==> flow/design.v <==
module riscv_pipe (
	input  wire        CLK,
	input  wire        RSTn,
	output wire [11:0] I_MEM_ADDR,
	input  wire [31:0] I_MEM_DI,
	output wire [11:0] D_MEM_ADDR,
	output wire [31:0] D_MEM_DOUT,
	input  wire [31:0] D_MEM_DI,
	output wire        D_MEM_WEN,
	output wire        RF_WE,
	output wire [4:0]  RF_WA,
	output wire [31:0] RF_WD,
	output wire        HALT
);
	wire [4:0]  ra1, ra2;
	wire [31:0] rd1, rd2;
	RISCV_TOP core (
		.CLK         (CLK),
		.RSTn        (RSTn),
		.I_MEM_CSN   (),
		.I_MEM_DI    (I_MEM_DI),
		.I_MEM_ADDR  (I_MEM_ADDR),
		.D_MEM_CSN   (),
		.D_MEM_DI    (D_MEM_DI),
		.D_MEM_DOUT  (D_MEM_DOUT),
		.D_MEM_ADDR  (D_MEM_ADDR),
		.D_MEM_WEN   (D_MEM_WEN),
		.D_MEM_BE    (),
		.RF_WE       (RF_WE),
		.RF_RA1      (ra1),
		.RF_RA2      (ra2),
		.RF_WA1      (RF_WA),
		.RF_RD1      (rd1),
		.RF_RD2      (rd2),
		.RF_WD       (RF_WD),
		.HALT        (HALT),
		.OUTPUT_PORT ()
	);
	REG_FILE #(
		.DWIDTH (32),
		.MDEPTH (32),
		.AWIDTH (5)
	) rf (
		.CLK  (CLK),
		.WE   (RF_WE),
		.RSTn (RSTn),
		.RA1  (ra1),
		.RA2  (ra2),
		.WA   (RF_WA),
		.WD   (RF_WD),
		.RD1  (rd1),
		.RD2  (rd2)
	);
endmodule
module RISCV_TOP (
	input wire CLK,
	input wire RSTn,
	output wire I_MEM_CSN,
	input wire [31:0] I_MEM_DI, 
	output reg [11:0] I_MEM_ADDR, 
	output wire D_MEM_CSN,
	input wire [31:0] D_MEM_DI,
	output wire [31:0] D_MEM_DOUT,
	output wire [11:0] D_MEM_ADDR, 
	output wire D_MEM_WEN,
	output wire [3:0] D_MEM_BE,
	output wire RF_WE,
	output wire [4:0] RF_RA1,
	output wire [4:0] RF_RA2,
	output wire [4:0] RF_WA1,
	input wire [31:0] RF_RD1,
	input wire [31:0] RF_RD2,
	output wire [31:0] RF_WD,
	output wire HALT,                    
	output wire [31:0] OUTPUT_PORT       
	);
	assign OUTPUT_PORT = RF_WD;
	reg [11:0] pc;
	reg [11:0] pc1;
	reg [11:0] pc2;
	wire [11:0] Added_pc;
	reg [11:0] Added_pc1;
	reg [11:0] Added_pc2;
	reg [31:0] Added_pc3;
	reg [11:0] nxt_pc;
	reg [31:0] inst;	
	reg [4:0] rd1;
	reg [4:0] rd2;
	reg [4:0] rd3;
	reg [31:0] immed;
	reg [11:0] immed1;	
	reg [31:0] A;
	reg [31:0] B;
	reg [31:0] rt1;
	reg [31:0] rt2;
	reg [31:0] result;
	reg [31:0] ALUOut;
	reg [31:0] preMEMOut;
	reg [31:0] MEMOut;
	reg [1:0] PCSrc;
	reg RegWrite1;
	reg RegWrite2;
	reg RegWrite; 
	reg [2:0] ASrc;
	reg [2:0] BSrc;
	reg [1:0] rtSrc;
	reg [3:0] ALUOP;
	reg [1:0] MEMOutSrc1;
	reg [1:0] MEMOutSrc;
	reg JAL;
	reg JAL1;
	reg JALR;
	reg JALR1;
	reg Branch;
	reg MEMWrite1;
	reg MEMWrite;
	reg LW;
	reg Stall;
	reg Finish;
	reg NOP1;
	reg NOP2;
	reg NOP3;
	reg NOP;
	assign HALT = ((inst == 32'h00008067) && (Finish == 1'b1))? 1'b1 : 1'b0;
	always @(posedge CLK) begin
		if (RSTn == 1'b0) pc <= 12'b0;
		else if (Stall == 1'b1) pc <= pc;
		else pc <= nxt_pc;
	end
	always @(posedge CLK) begin
		if (Stall == 1'b1) pc1 <= pc1;
		else pc1 <= pc;
	end
	always @(posedge CLK) begin
		pc2 <= pc1;
	end
	always @(posedge CLK) begin
		immed1 <= immed[11:0];
	end
	assign Added_pc = pc + 4;
	always @(posedge CLK) begin
		if (Stall == 1'b1) Added_pc1 <= Added_pc1;
		else Added_pc1 <= Added_pc;
	end
	always @(posedge CLK) begin
		Added_pc2 <= Added_pc1;
	end
	always @(posedge CLK) begin
		Added_pc3 <= {{21{Added_pc2[11]}},Added_pc2[10:0]};
	end
	always @(*) begin
		if ((JAL1 == 1'b1) || ((Branch == 1'b1) && (result[0] == 1'b1))) PCSrc = 2'b01;
		else if (JALR1 == 1'b1) PCSrc = 2'b10;
		else PCSrc = 2'b00;
	end
	always @(*) begin
		case (PCSrc)
			2'b01: nxt_pc = pc2 + immed1;
			2'b10: nxt_pc = result[11:0];
			default: nxt_pc = Added_pc;
		endcase
	end
	always @(*) I_MEM_ADDR = pc;
	assign I_MEM_CSN = ~RSTn;
	always @(posedge CLK) begin
		if (RSTn == 1'b0) begin
			inst <= 32'h00000013;
			NOP1 <= 1'b1;
		end
		else if ((JAL == 1'b1) || (JALR == 1'b1) || (JAL1 == 1'b1) || (JALR1 == 1'b1) || ((Branch == 1'b1) && (result[0] == 1'b1))) begin
			inst <= 32'h00000013;
			NOP1 <= 1'b1;
		end
		else if (Stall == 1'b1) begin
			inst <= inst;
			NOP1 <= NOP1;
		end
		else begin
			inst <= I_MEM_DI;
			NOP1 <= 1'b0;
		end
	end
	assign RF_RA1 = inst[19:15];
	assign RF_RA2 = inst[24:20];
	always @(posedge CLK) begin
		rd1 <= inst[11:7];
	end
	always @(posedge CLK) begin
		rd2 <= rd1;
	end
	always @(posedge CLK) begin
		rd3 <= rd2;
	end
	assign RF_WA1 = rd3;
	assign RF_WD = MEMOut;
	always @(*) begin
		if (((inst[6:0] == 7'b0010011) && (inst[14:12] != 3'b101) && (inst[14:12] != 3'b001)) || (inst[6:0] == 7'b0000011) || (inst[6:0] == 7'b1100111)) 
			immed = {{21{inst[31]}},inst[30:20]};
		else if (inst[6:0] == 7'b1100011) 
			immed = {{20{inst[31]}},inst[7],inst[30:25],inst[11:8],1'b0};
		else if (inst[6:0] == 7'b0100011) 
			immed = {{21{inst[31]}},inst[30:25],inst[11:8],inst[7]};
		else if (inst[6:0] == 7'b1101111) 
			immed = {{12{inst[31]}},inst[19:12],inst[20],inst[30:21],1'b0};
		else if ((inst[6:0] == 7'b0010011) && ((inst[14:12] == 3'b101) || (inst[14:12] == 3'b001))) 
			immed = {{28{inst[24]}},inst[23:20]};
		else 
			immed = {32{1'b0}};
	end
	assign RF_WE = RegWrite;
	always @(posedge CLK) begin
		if (RSTn == 1'b0) RegWrite2 <= 1'b0;
		else RegWrite2 <= RegWrite1;
	end
	always @(posedge CLK) begin
		if (RSTn == 1'b0) RegWrite <= 1'b0;
		else RegWrite <= RegWrite2;
	end
	always @(posedge CLK) begin
		if (RSTn == 1'b0) RegWrite1 <= 1'b0;
		else if ((inst[6:0] == 7'b1100011) || (inst[6:0] == 7'b0100011) || ((Branch == 1'b1) && (result[0] == 1'b1)) || (Stall == 1'b1)) RegWrite1 <= 1'b0;
		else RegWrite1 <= 1'b1;
	end
	always @(*) begin
		if (inst[6:0] == 7'b1100111) JALR = 1'b1;
		else JALR = 1'b0;
	end
	always @(posedge CLK) begin
		if ((RSTn == 1'b0) || ((Branch == 1'b1) && (result[0] == 1'b1)) || (Stall == 1'b1)) JALR1 <=1'b0;
		else JALR1 <= JALR;
	end
	always @(*) begin
		if (inst[6:0] == 7'b1101111) JAL = 1'b1;
		else JAL = 1'b0;
	end
	always @(posedge CLK) begin
		if ((RSTn == 1'b0) || ((Branch == 1'b1) && (result[0] == 1'b1)) || (Stall == 1'b1)) JAL1 <=1'b0;
		else JAL1 <= JAL;
	end
	always @(posedge CLK) begin
		if ((RSTn == 1'b1) && (inst[6:0] == 7'b1100011) && ((Branch == 1'b0) || (result[0] == 1'b0)) && (Stall == 1'b0)) Branch <= 1'b1;
		else Branch <= 1'b0;
	end
	always @(posedge CLK) begin
		if ((RSTn == 1'b1) && (inst[6:0] == 7'b0000011) && ((Branch == 1'b0) || (result[0] == 1'b0)) && (Stall == 1'b0)) LW <= 1'b1;
		else LW <= 1'b0;
	end
	always @(posedge CLK) begin
		if ((RSTn == 1'b1) && (inst == 32'h00c00093) && ((Branch == 1'b0) || (result[0] == 1'b0)) && (Stall == 1'b0)) Finish <= 1'b1;
		else Finish <= 1'b0;
	end
	always @(posedge CLK) begin
		if ((RSTn == 1'b0) || ((Branch == 1'b1) && (result[0] == 1'b1)) || (Stall == 1'b1)) NOP2 <= 1'b1;
		else NOP2 <= NOP1;
	end
	always @(posedge CLK) begin
		NOP3 <= NOP2;
	end
	always @(posedge CLK) begin
		NOP <= NOP3;
	end
	always @(*) begin
		if ((RegWrite1 == 1'b1) && (inst[19:15] == rd1) && (inst[19:15] != 5'b00000) && (inst[6:0] != 7'b1101111) && (LW == 1'b1)) Stall = 1'b1;
		else if ((RegWrite1 == 1'b1) && (inst[24:20] == rd1) && (inst[24:20] != 5'b00000) && ((inst[6:0] == 7'b0100011) || (inst[6:0] == 7'b0110011) || (inst[6:0] == 7'b1100011)) && (LW == 1'b1)) Stall = 1'b1;
		else Stall = 1'b0;
	end
	always @(*) begin
		if ((RegWrite1 == 1'b1) && (inst[19:15] == rd1) && (inst[19:15] != 5'b00000) && (inst[6:0] != 7'b1101111) && (JAL1 != 1'b1) && (JALR1 != 1'b1)) ASrc = 3'b001;
		else if ((RegWrite2 == 1'b1) && (inst[19:15] == rd2) && (inst[19:15] != 5'b00000) && (inst[6:0] != 7'b1101111)) ASrc = 3'b010;
		else if ((RegWrite == 1'b1) && (inst[19:15] == rd3) && (inst[19:15] != 5'b00000) && (inst[6:0] != 7'b1101111)) ASrc = 3'b011;
		else if((RegWrite1 == 1'b1) && (inst[19:15] == rd1) && (inst[19:15] != 5'b00000) && (inst[6:0] != 7'b1101111) && ((JAL1 == 1'b1) || (JALR1 == 1'b1))) ASrc = 3'b100;
		else ASrc = 3'b000;
	end
	always @(*) begin
		if ((RegWrite1 == 1'b1) && (inst[24:20] == rd1) && (inst[24:20] != 5'b00000) && ((inst[6:0] == 7'b0110011) || (inst[6:0] == 7'b1100011)) && (JAL1 != 1'b1) && (JALR1 != 1'b1)) BSrc = 3'b010;
		else if ((RegWrite2 == 1'b1) && (inst[24:20] == rd2) && (inst[24:20] != 5'b00000) && ((inst[6:0] == 7'b0110011) || (inst[6:0] == 7'b1100011))) BSrc = 3'b011;
		else if ((RegWrite == 1'b1) && (inst[24:20] == rd3) && (inst[24:20] != 5'b00000) && ((inst[6:0] == 7'b0110011) || (inst[6:0] == 7'b1100011))) BSrc = 3'b100;
		else if ((RegWrite1 == 1'b1) && (inst[24:20] == rd1) && (inst[24:20] != 5'b00000) && ((inst[6:0] == 7'b0110011) || (inst[6:0] == 7'b1100011)) && ((JAL1 == 1'b1) || (JALR1 == 1'b1))) BSrc = 3'b101;
		else if ((inst[6:0] == 7'b0110011) || (inst[6:0] == 7'b1100011)) BSrc = 3'b000;
		else BSrc = 3'b001;	
	end
	always @(*) begin
		if ((RegWrite1 == 1'b1) && (inst[24:20] == rd1) && (inst[24:20] != 5'b00000)) rtSrc = 2'b01;
		else if ((RegWrite2 == 1'b1) && (inst[24:20] == rd2) && (inst[24:20] != 5'b00000)) rtSrc = 2'b10;
		else if ((RegWrite == 1'b1) && (inst[24:20] == rd3) && (inst[24:20] != 5'b00000)) rtSrc = 2'b11;
		else rtSrc = 2'b00;	
	end
	always @(posedge CLK) begin
		case (ASrc)
			3'b000: A <= RF_RD1;		
			3'b001: A <= result;
			3'b010: A <= preMEMOut;
			3'b011: A <= MEMOut;
			default: A <= Added_pc2;
		endcase
	end
	always @(posedge CLK) begin
		case (BSrc)
			3'b000: B <= RF_RD2;	
			3'b001: B <= immed;		
			3'b010: B <= result;
			3'b011: B <= preMEMOut;
			3'b100: B <= MEMOut;
			default: B <= Added_pc2;
		endcase
	end
	always @(posedge CLK) begin
		case (rtSrc)
			2'b00: rt1 <= RF_RD2;		
			2'b01: rt1 <= result;
			2'b10: rt1 <= preMEMOut;
			default: rt1 <= MEMOut;
		endcase
	end
	always @(posedge CLK) begin
		rt2 <= rt1;
	end
	always @(posedge CLK) begin
		if ((inst[6:0] == 7'b1101111) || (inst[6:0] == 7'b0000011) || (inst[6:0] == 7'b0100011) || ((inst[6:0] == 7'b0110011) && (inst[14:12] == 3'b000) && (inst[30] == 1'b0)) || ((inst[6:0] == 7'b0010011) && (inst[14:12] == 3'b000)))              
			ALUOP <= 4'b0000;
		else if ((inst[6:0] == 7'b0110011) && (inst[14:12] == 3'b000)  && (inst[30] == 1'b1))
			ALUOP <= 4'b0001;
		else if (((inst[6:0] == 7'b0110011) && (inst[14:12] == 3'b111)) || ((inst[6:0] == 7'b0010011) && (inst[14:12] == 3'b111))) 
			ALUOP <= 4'b0010;
		else if (((inst[6:0] == 7'b0110011) && (inst[14:12] == 3'b110)) || ((inst[6:0] == 7'b0010011) && (inst[14:12] == 3'b110))) 
			ALUOP <= 4'b0011;
		else if (((inst[6:0] == 7'b0110011) && (inst[14:12] == 3'b100)) || ((inst[6:0] == 7'b0010011) && (inst[14:12] == 3'b100))) 
			ALUOP <= 4'b0100;
		else if (((inst[6:0] == 7'b0110011) && (inst[14:12] == 3'b010)) || ((inst[6:0] == 7'b0010011) && (inst[14:12] == 3'b010)) || ((inst[6:0] == 7'b1100011) && (inst[14:12] == 3'b100))) 
			ALUOP <= 4'b0101;
		else if (((inst[6:0] == 7'b0110011) && (inst[14:12] == 3'b011)) || ((inst[6:0] == 7'b0010011) && (inst[14:12] == 3'b011)) || ((inst[6:0] == 7'b1100011) && (inst[14:12] == 3'b110))) 
			ALUOP <= 4'b0110;
		else if (((inst[6:0] == 7'b0110011) && (inst[14:12] == 3'b101) && (inst[30] == 1'b1)) || ((inst[6:0] == 7'b0010011) && (inst[14:12] == 3'b101) && (inst[30] == 1'b1)))              
			ALUOP <= 4'b0111;
		else if (((inst[6:0] == 7'b0110011) && (inst[14:12] == 3'b101) && (inst[30] == 1'b0)) || ((inst[6:0] == 7'b0010011) && (inst[14:12] == 3'b101) && (inst[30] == 1'b0)))              
			ALUOP <= 4'b1000;
		else if (((inst[6:0] == 7'b0110011) && (inst[14:12] == 3'b001)) || ((inst[6:0] == 7'b0010011) && (inst[14:12] == 3'b001)))              
			ALUOP <= 4'b1001;
		else if ((inst[6:0] == 7'b1100011) && (inst[14:12] == 3'b000)) 
			ALUOP <= 4'b1010;
		else if ((inst[6:0] == 7'b1100011) && (inst[14:12] == 3'b001)) 
			ALUOP <= 4'b1011;
		else if ((inst[6:0] == 7'b1100011) && (inst[14:12] == 3'b101)) 
			ALUOP <= 4'b1100;
		else if ((inst[6:0] == 7'b1100011) && (inst[14:12] == 3'b111)) 
			ALUOP <= 4'b1101;
		else if (inst[6:0] == 7'b1100111)
			ALUOP <= 4'b1110;
		else 
			ALUOP <= 4'b1111;
	end
	always @(*) begin
		case (ALUOP)
			4'b0000 : result = A + B;
			4'b0001 : result = A - B;
			4'b0010 : result = A & B;
			4'b0011 : result = A | B;
			4'b0100 : result = A ^ B;
			4'b0101 : result = $signed(A) < $signed(B);
			4'b0110 : result = A < B;
			4'b0111 : result = $signed(A) >>> B[4:0];
			4'b1000 : result = A >> B[4:0];
			4'b1001 : result = A << B[4:0];
			4'b1010 : result = A == B;
			4'b1011 : result = A != B;
			4'b1100 : result = $signed(A) >= $signed(B);
			4'b1101 : result = A >= B;
			4'b1110 : result = (A + B) & 32'hfffffffe;
			default : result = 0;
		endcase
	end
	always @(posedge CLK) begin
		ALUOut <= result;
	end
	assign D_MEM_ADDR = ALUOut[11:0];
	assign D_MEM_DOUT = rt2;
	assign D_MEM_CSN = ~RSTn;
	assign D_MEM_WEN = ~MEMWrite;
	assign D_MEM_BE = 4'b1111;
	always @(posedge CLK) begin
		if ((RSTn == 1'b1) && (inst[6:0] == 7'b0100011) && ((Branch == 1'b0) || (result[0] == 1'b0)) && (Stall == 1'b0)) MEMWrite1 <= 1'b1;
		else MEMWrite1 <= 1'b0;
	end
	always @(posedge CLK) begin
		if (RSTn == 1'b0) MEMWrite <= 1'b0;
		else MEMWrite <= MEMWrite1;
	end
	always @(posedge CLK)begin
		if ((inst[6:0] == 7'b1101111) || (inst[6:0] == 7'b1100111)) MEMOutSrc1 <= 2'b10;
		else if (inst[6:0] == 7'b0000011) MEMOutSrc1 <= 2'b01;
		else MEMOutSrc1 <= 2'b00;
	end 
	always @(posedge CLK) begin
		MEMOutSrc <= MEMOutSrc1;
	end
	always @(*) begin
		case (MEMOutSrc)
			2'b00: preMEMOut = ALUOut;		
			2'b01: preMEMOut = D_MEM_DI;
			default: preMEMOut = Added_pc3;
		endcase
	end
	always @(posedge CLK) begin
		MEMOut <= preMEMOut;
	end
endmodule 
module REG_FILE #(
	parameter DWIDTH = 32,
	parameter MDEPTH = 32,
	parameter AWIDTH = 5
)  (
	input wire CLK,
	input wire WE,
	input wire RSTn,
	input wire [AWIDTH-1:0] RA1, RA2, WA,
	input wire [DWIDTH-1:0] WD,
	output wire [DWIDTH-1:0] RD1, RD2
);
	reg [DWIDTH-1:0] RF [MDEPTH-1:0];
	assign RD1 = RF[RA1];
	assign RD2 = RF[RA2];
	always @(posedge CLK)
	begin
		if (~RSTn)
    		begin
			RF[0] <= 32'b0;
			RF[2] <= 32'hF00;
			RF[3] <= 32'h100;
			RF[1] <= 32'b0;
			RF[4] <= 32'b0;
			RF[5] <= 32'b0;
			RF[6] <= 32'b0;
			RF[7] <= 32'b0;
			RF[8] <= 32'b0;
			RF[9] <= 32'b0;
			RF[10] <= 32'b0;
			RF[11] <= 32'b0;
			RF[12] <= 32'b0;
			RF[13] <= 32'b0;
			RF[14] <= 32'b0;
			RF[15] <= 32'b0;
			RF[16] <= 32'b0;
			RF[17] <= 32'b0;
			RF[18] <= 32'b0;
			RF[19] <= 32'b0;
			RF[20] <= 32'b0;
			RF[21] <= 32'b0;
			RF[22] <= 32'b0;
			RF[23] <= 32'b0;
			RF[24] <= 32'b0;
			RF[25] <= 32'b0;
			RF[26] <= 32'b0;
			RF[27] <= 32'b0;
			RF[28] <= 32'b0;
			RF[29] <= 32'b0;
			RF[30] <= 32'b0;
			RF[31] <= 32'b0;
		end
		else if(WE && (WA != {AWIDTH{1'b0}}))
		begin
        		RF[WA] <= WD;
    		end
	end
endmodule
# From RTL to reports: riscv_pipe
# Tool output for the design above, in the order of the flow.
# Line numbers count from 1 in the design file above.
# Not given: --
# setup
top	riscv_pipe
clock	CLK
cell_library	sky130hd
pvt_corner	tt_025C_1v80

# After elaboration
# Source: Yosys, flattened and elaborated, memories not mapped. Widths are those after wreduce. Print and check cells do not count.
# Memory sizes are those after Yosys's memory passes, which may raise the word count (mostly to a power of two), join words into wider ones and drop unused or constant bits.
# word_totals
regBits	341
ramBits	1024
mem_count	1
out_inout_bits	96
elab_cells	289
# memory_table
name	words	word_bits	line_no	source
rf.RF	32	32	419	reg [DWIDTH-1:0] RF [MDEPTH-1:0];
# classes
n_addsub	4
n_cmp	4
n_eq	53
n_shift	3
muxes	61
n_logic	11
reduce_and_logical	119
# op_table
operator	count
parallel mux 32 bit (select 15 bit)	1
2-to-1 mux 32 bit	7
parallel mux 32 bit (select 5 bit)	1
parallel mux 32 bit (select 4 bit)	1
parallel mux 32 bit (select 3 bit)	1
logical AND 1 bit	73
greater-or-equal comparator 32 bit	2
less-than comparator 32 bit	2
parallel mux 32 bit (select 2 bit)	1
2-to-1 mux 3 bit	12
logical OR 1 bit	33
== test 32 x 16 -> 1 bit (second input constant)	1
== test 32 x 24 -> 1 bit (second input constant)	1
adder 32 bit	1
subtractor 32 bit	1
== test 32 bit	1
!= test 32 bit	1
bitwise AND 32 bit	1
bitwise OR 32 bit	1
bitwise XOR 32 bit	1
<< shifter 32 x 5 -> 32 bit	1
>> shifter 32 x 5 -> 32 bit	1
>>> shifter 32 x 5 -> 32 bit	1
== test 5 bit	6
2-to-1 mux 5 bit	6
== test 4 bit (second input constant)	7
parallel mux 12 bit (select 2 bit)	1
2-to-1 mux 4 bit	6
# Not listed: further kinds 27, cells in them 83.

# Longest topological paths
# Depth = most cells in a row (Yosys ltp): at word level without a register or memory, in the mapped netlist without a sequential cell, where the memories' decode and read muxes count.
# logic_depth
ltp_word	15
abc_area	0
mapped_depth	19

# After synthesis
# The flow's flattened synthesis, as Yosys stat reports it; memories are mapped. The netlist is that of the ABC_AREA named above (0 if unset); the other value can give another one.
# types
cell	count
sky130_fd_sc_hd__edfxtp_1	1046
sky130_fd_sc_hd__mux4_2	688
sky130_fd_sc_hd__dfxtp_1	336
sky130_fd_sc_hd__and2_1	999
sky130_fd_sc_hd__clkbuf_1	437
sky130_fd_sc_hd__ha_1	109
sky130_fd_sc_hd__a21oi_1	236
sky130_fd_sc_hd__nor2_1	303
sky130_fd_sc_hd__nand2_1	270
sky130_fd_sc_hd__mux2i_1	80
sky130_fd_sc_hd__o21ai_0	148
sky130_fd_sc_hd__mux2_2	59
sky130_fd_sc_hd__a211oi_1	76
sky130_fd_sc_hd__inv_1	128
sky130_fd_sc_hd__o211ai_1	54
sky130_fd_sc_hd__a222oi_1	32
sky130_fd_sc_hd__buf_1	84
sky130_fd_sc_hd__a21o_1	41
# Other cell types: 82; their cells: 703.
# synth_totals
cells	5829
area_um2	76254.4
seqArea_um2	38136.6
ff_cells	1382
buffers	572
# By module: a second synthesis without flattening, with its own total; a netlist apart from the flattened one above.
# unflattened
hier_cells	7287
area_unflattened_um2	77827.1
# Each row is one instance without its submodules.
# modules
module	instances	cells	mod_area_um2
REG_FILE	1	4610	55649.6
RISCV_TOP	1	2677	22177.5
riscv_pipe	1	0	0.0

# Worst setup path after synthesis
# OpenSTA on the mapped netlist: ideal clock, no wires. The path of least setup slack (recovery checks aside). Input and output delay are each 20% of the period. Register names are those of the netlist, which keeps one name where synthesis merged equal registers.
# synth_timing
kind	input port to flip-flop
startpoint	input port RSTn
endpoint	memory rf.RF[30][0]
period_ns	6.5
in_delay_ns	1.300
setup_time_ns	0.466
launch_ns	1.300
t_arrival_ns	4.099
slack_ns	1.935
delay_ns	3.265
stages	4
path_buffers	2
period_less_setup_slack_ns	4.565
# "delay_ns" = arrival - input delay + setup time.
# "stages": output pins that drive a net of the path, with the launching flip-flop's if there is one; two outputs of one cell count as two.
# "period_less_setup_slack_ns" = period - worst setup slack (recovery checks aside). The figure is calculated, with input and output delays left at 20% of the set period.
# Between the ends stands the longest chain of elaborated cells between them, by number of cells; it is not shown to be the way that was timed. Of several equally long chains one is given.
# A line is the first line of the expression or statement that the cell stems from. Yosys adds cells for indexed reads and writes and turns some case tables into memories.
# Only ways into the end's enable, where the timed path ends, are counted here.
# synth_via
path_cell_list	sky130_fd_sc_hd__nand4b_1 -> sky130_fd_sc_hd__clkbuf_1 -> sky130_fd_sc_hd__clkbuf_1 -> sky130_fd_sc_hd__o21ai_0
elab_chain_len	1
# synth_rtl
element	line_no	source
start, declared	3	input wire RSTn,
2-to-1 mux 5 bit	424	if (~RSTn)
end, declared	419	reg [DWIDTH-1:0] RF [MDEPTH-1:0];

# Worst path after layout
# Path of least setup slack in the final report of flow run 2 (OpenROAD, finished layout, wires in). Where an end is a register, its clock arrival counts in the times.
# layout_timing
kind	flip-flop to flip-flop
startpoint	register core.B[0]
endpoint	register core.rt1[31]
period_ns	6.5
setup_time_ns	0.14
launch_ns	0.84
t_arrival_ns	6.08
slack_ns	1.08
stages	14
path_buffers	2
# At most two assigning lines are given for a register; there are more.
# layout_via
path_cell_list	sky130_fd_sc_hd__dfxtp_4 -> sky130_fd_sc_hd__buf_4 -> sky130_fd_sc_hd__ha_1 -> sky130_fd_sc_hd__a211oi_1 -> sky130_fd_sc_hd__o21bai_1 -> sky130_fd_sc_hd__o2111ai_1 -> sky130_fd_sc_hd__a211oi_1 -> sky130_fd_sc_hd__buf_4 -> sky130_fd_sc_hd__o21ai_0 -> sky130_fd_sc_hd__a21boi_0 -> sky130_fd_sc_hd__a31oi_1 -> sky130_fd_sc_hd__mux2_2 -> sky130_fd_sc_hd__a2111oi_2 -> sky130_fd_sc_hd__a21oi_1
# layout_rtl
element	line_no	source
start, declared	93	reg [31:0] B;
start, assigned	300	3'b001: B <= immed;
start, assigned	301	3'b010: B <= result;
end, assigned	310	2'b01: rt1 <= result;
end, assigned	311	2'b10: rt1 <= preMEMOut;
end, declared	94	reg [31:0] rt1;
# No chain of elaborated cells between the ends is given.

# Design riscv_pipe on sky130hd. What follows are 3 stored runs of the flow, each under its own settings; their order means nothing. The constraints put input and output delay at 20% of the set period each and load the outputs with 0.01 pF.
# "clock_period_reached_ns": clock period set for the run, less the worst setup slack. It is reckoned from that one timing run; input and output delays stay at 20% of the period that was set.
# By "worst_path_ns" is meant the share of the clock period that the worst setup path is allowed (20% is reserved at inputs, 20% at outputs), minus its slack. Clock arrival times at its registers enter into it.
# "totalPower_mw" is the tool's figure for a default switching activity; nothing was simulated.
# Among the settings, . means not set for that run.
# A result given as . is not shown for that run.
run name	ABC_AREA	CAP_MARGIN	CELL_PAD_IN_SITES_DETAIL_PLACEMENT	CELL_PAD_IN_SITES_GLOBAL_PLACEMENT	CORE_ASPECT_RATIO	CORE_MARGIN	CORE_UTILIZATION	GPL_ROUTABILITY_DRIVEN	GPL_TIMING_DRIVEN	HOLD_SLACK_MARGIN	PLACE_DENSITY_LB_ADDON	SETUP_SLACK_MARGIN	period_ns	SLEW_MARGIN	yosys_chip_area_um2	design_die_area_um2	finish.stdcell_area_um2	fin_util_pct	final_setup_ws_ns	setup_tns_ns	worst_hold_slack_ns	totalPower_mw	clock_period_reached_ns	worst_path_ns	worst_setup_path_type
flow run 1	1	40	1	1	0.95	8	47	1	0	0.04	0.19	0.17	6.5	20	.	.	.	.	.	.	.	.	.	.	.
flow run 2	.	20	1	3	0.95	2	30	.	.	0.04	.	.	6.5	20	76254.4	258232.0	87988.1	34.8	1.080	0.000	0.325	25.164	5.420	5.42	flip-flop to flip-flop
flow run 3	.	20	1	.	.	2	30	.	.	.	.	.	6.5	20	76254.4	258232.0	87463.9	34.5	1.183	0.000	0.303	24.341	5.317	5.32	flip-flop to flip-flop
# Flow run 1: did not finish, routing stopped with GRT-0116
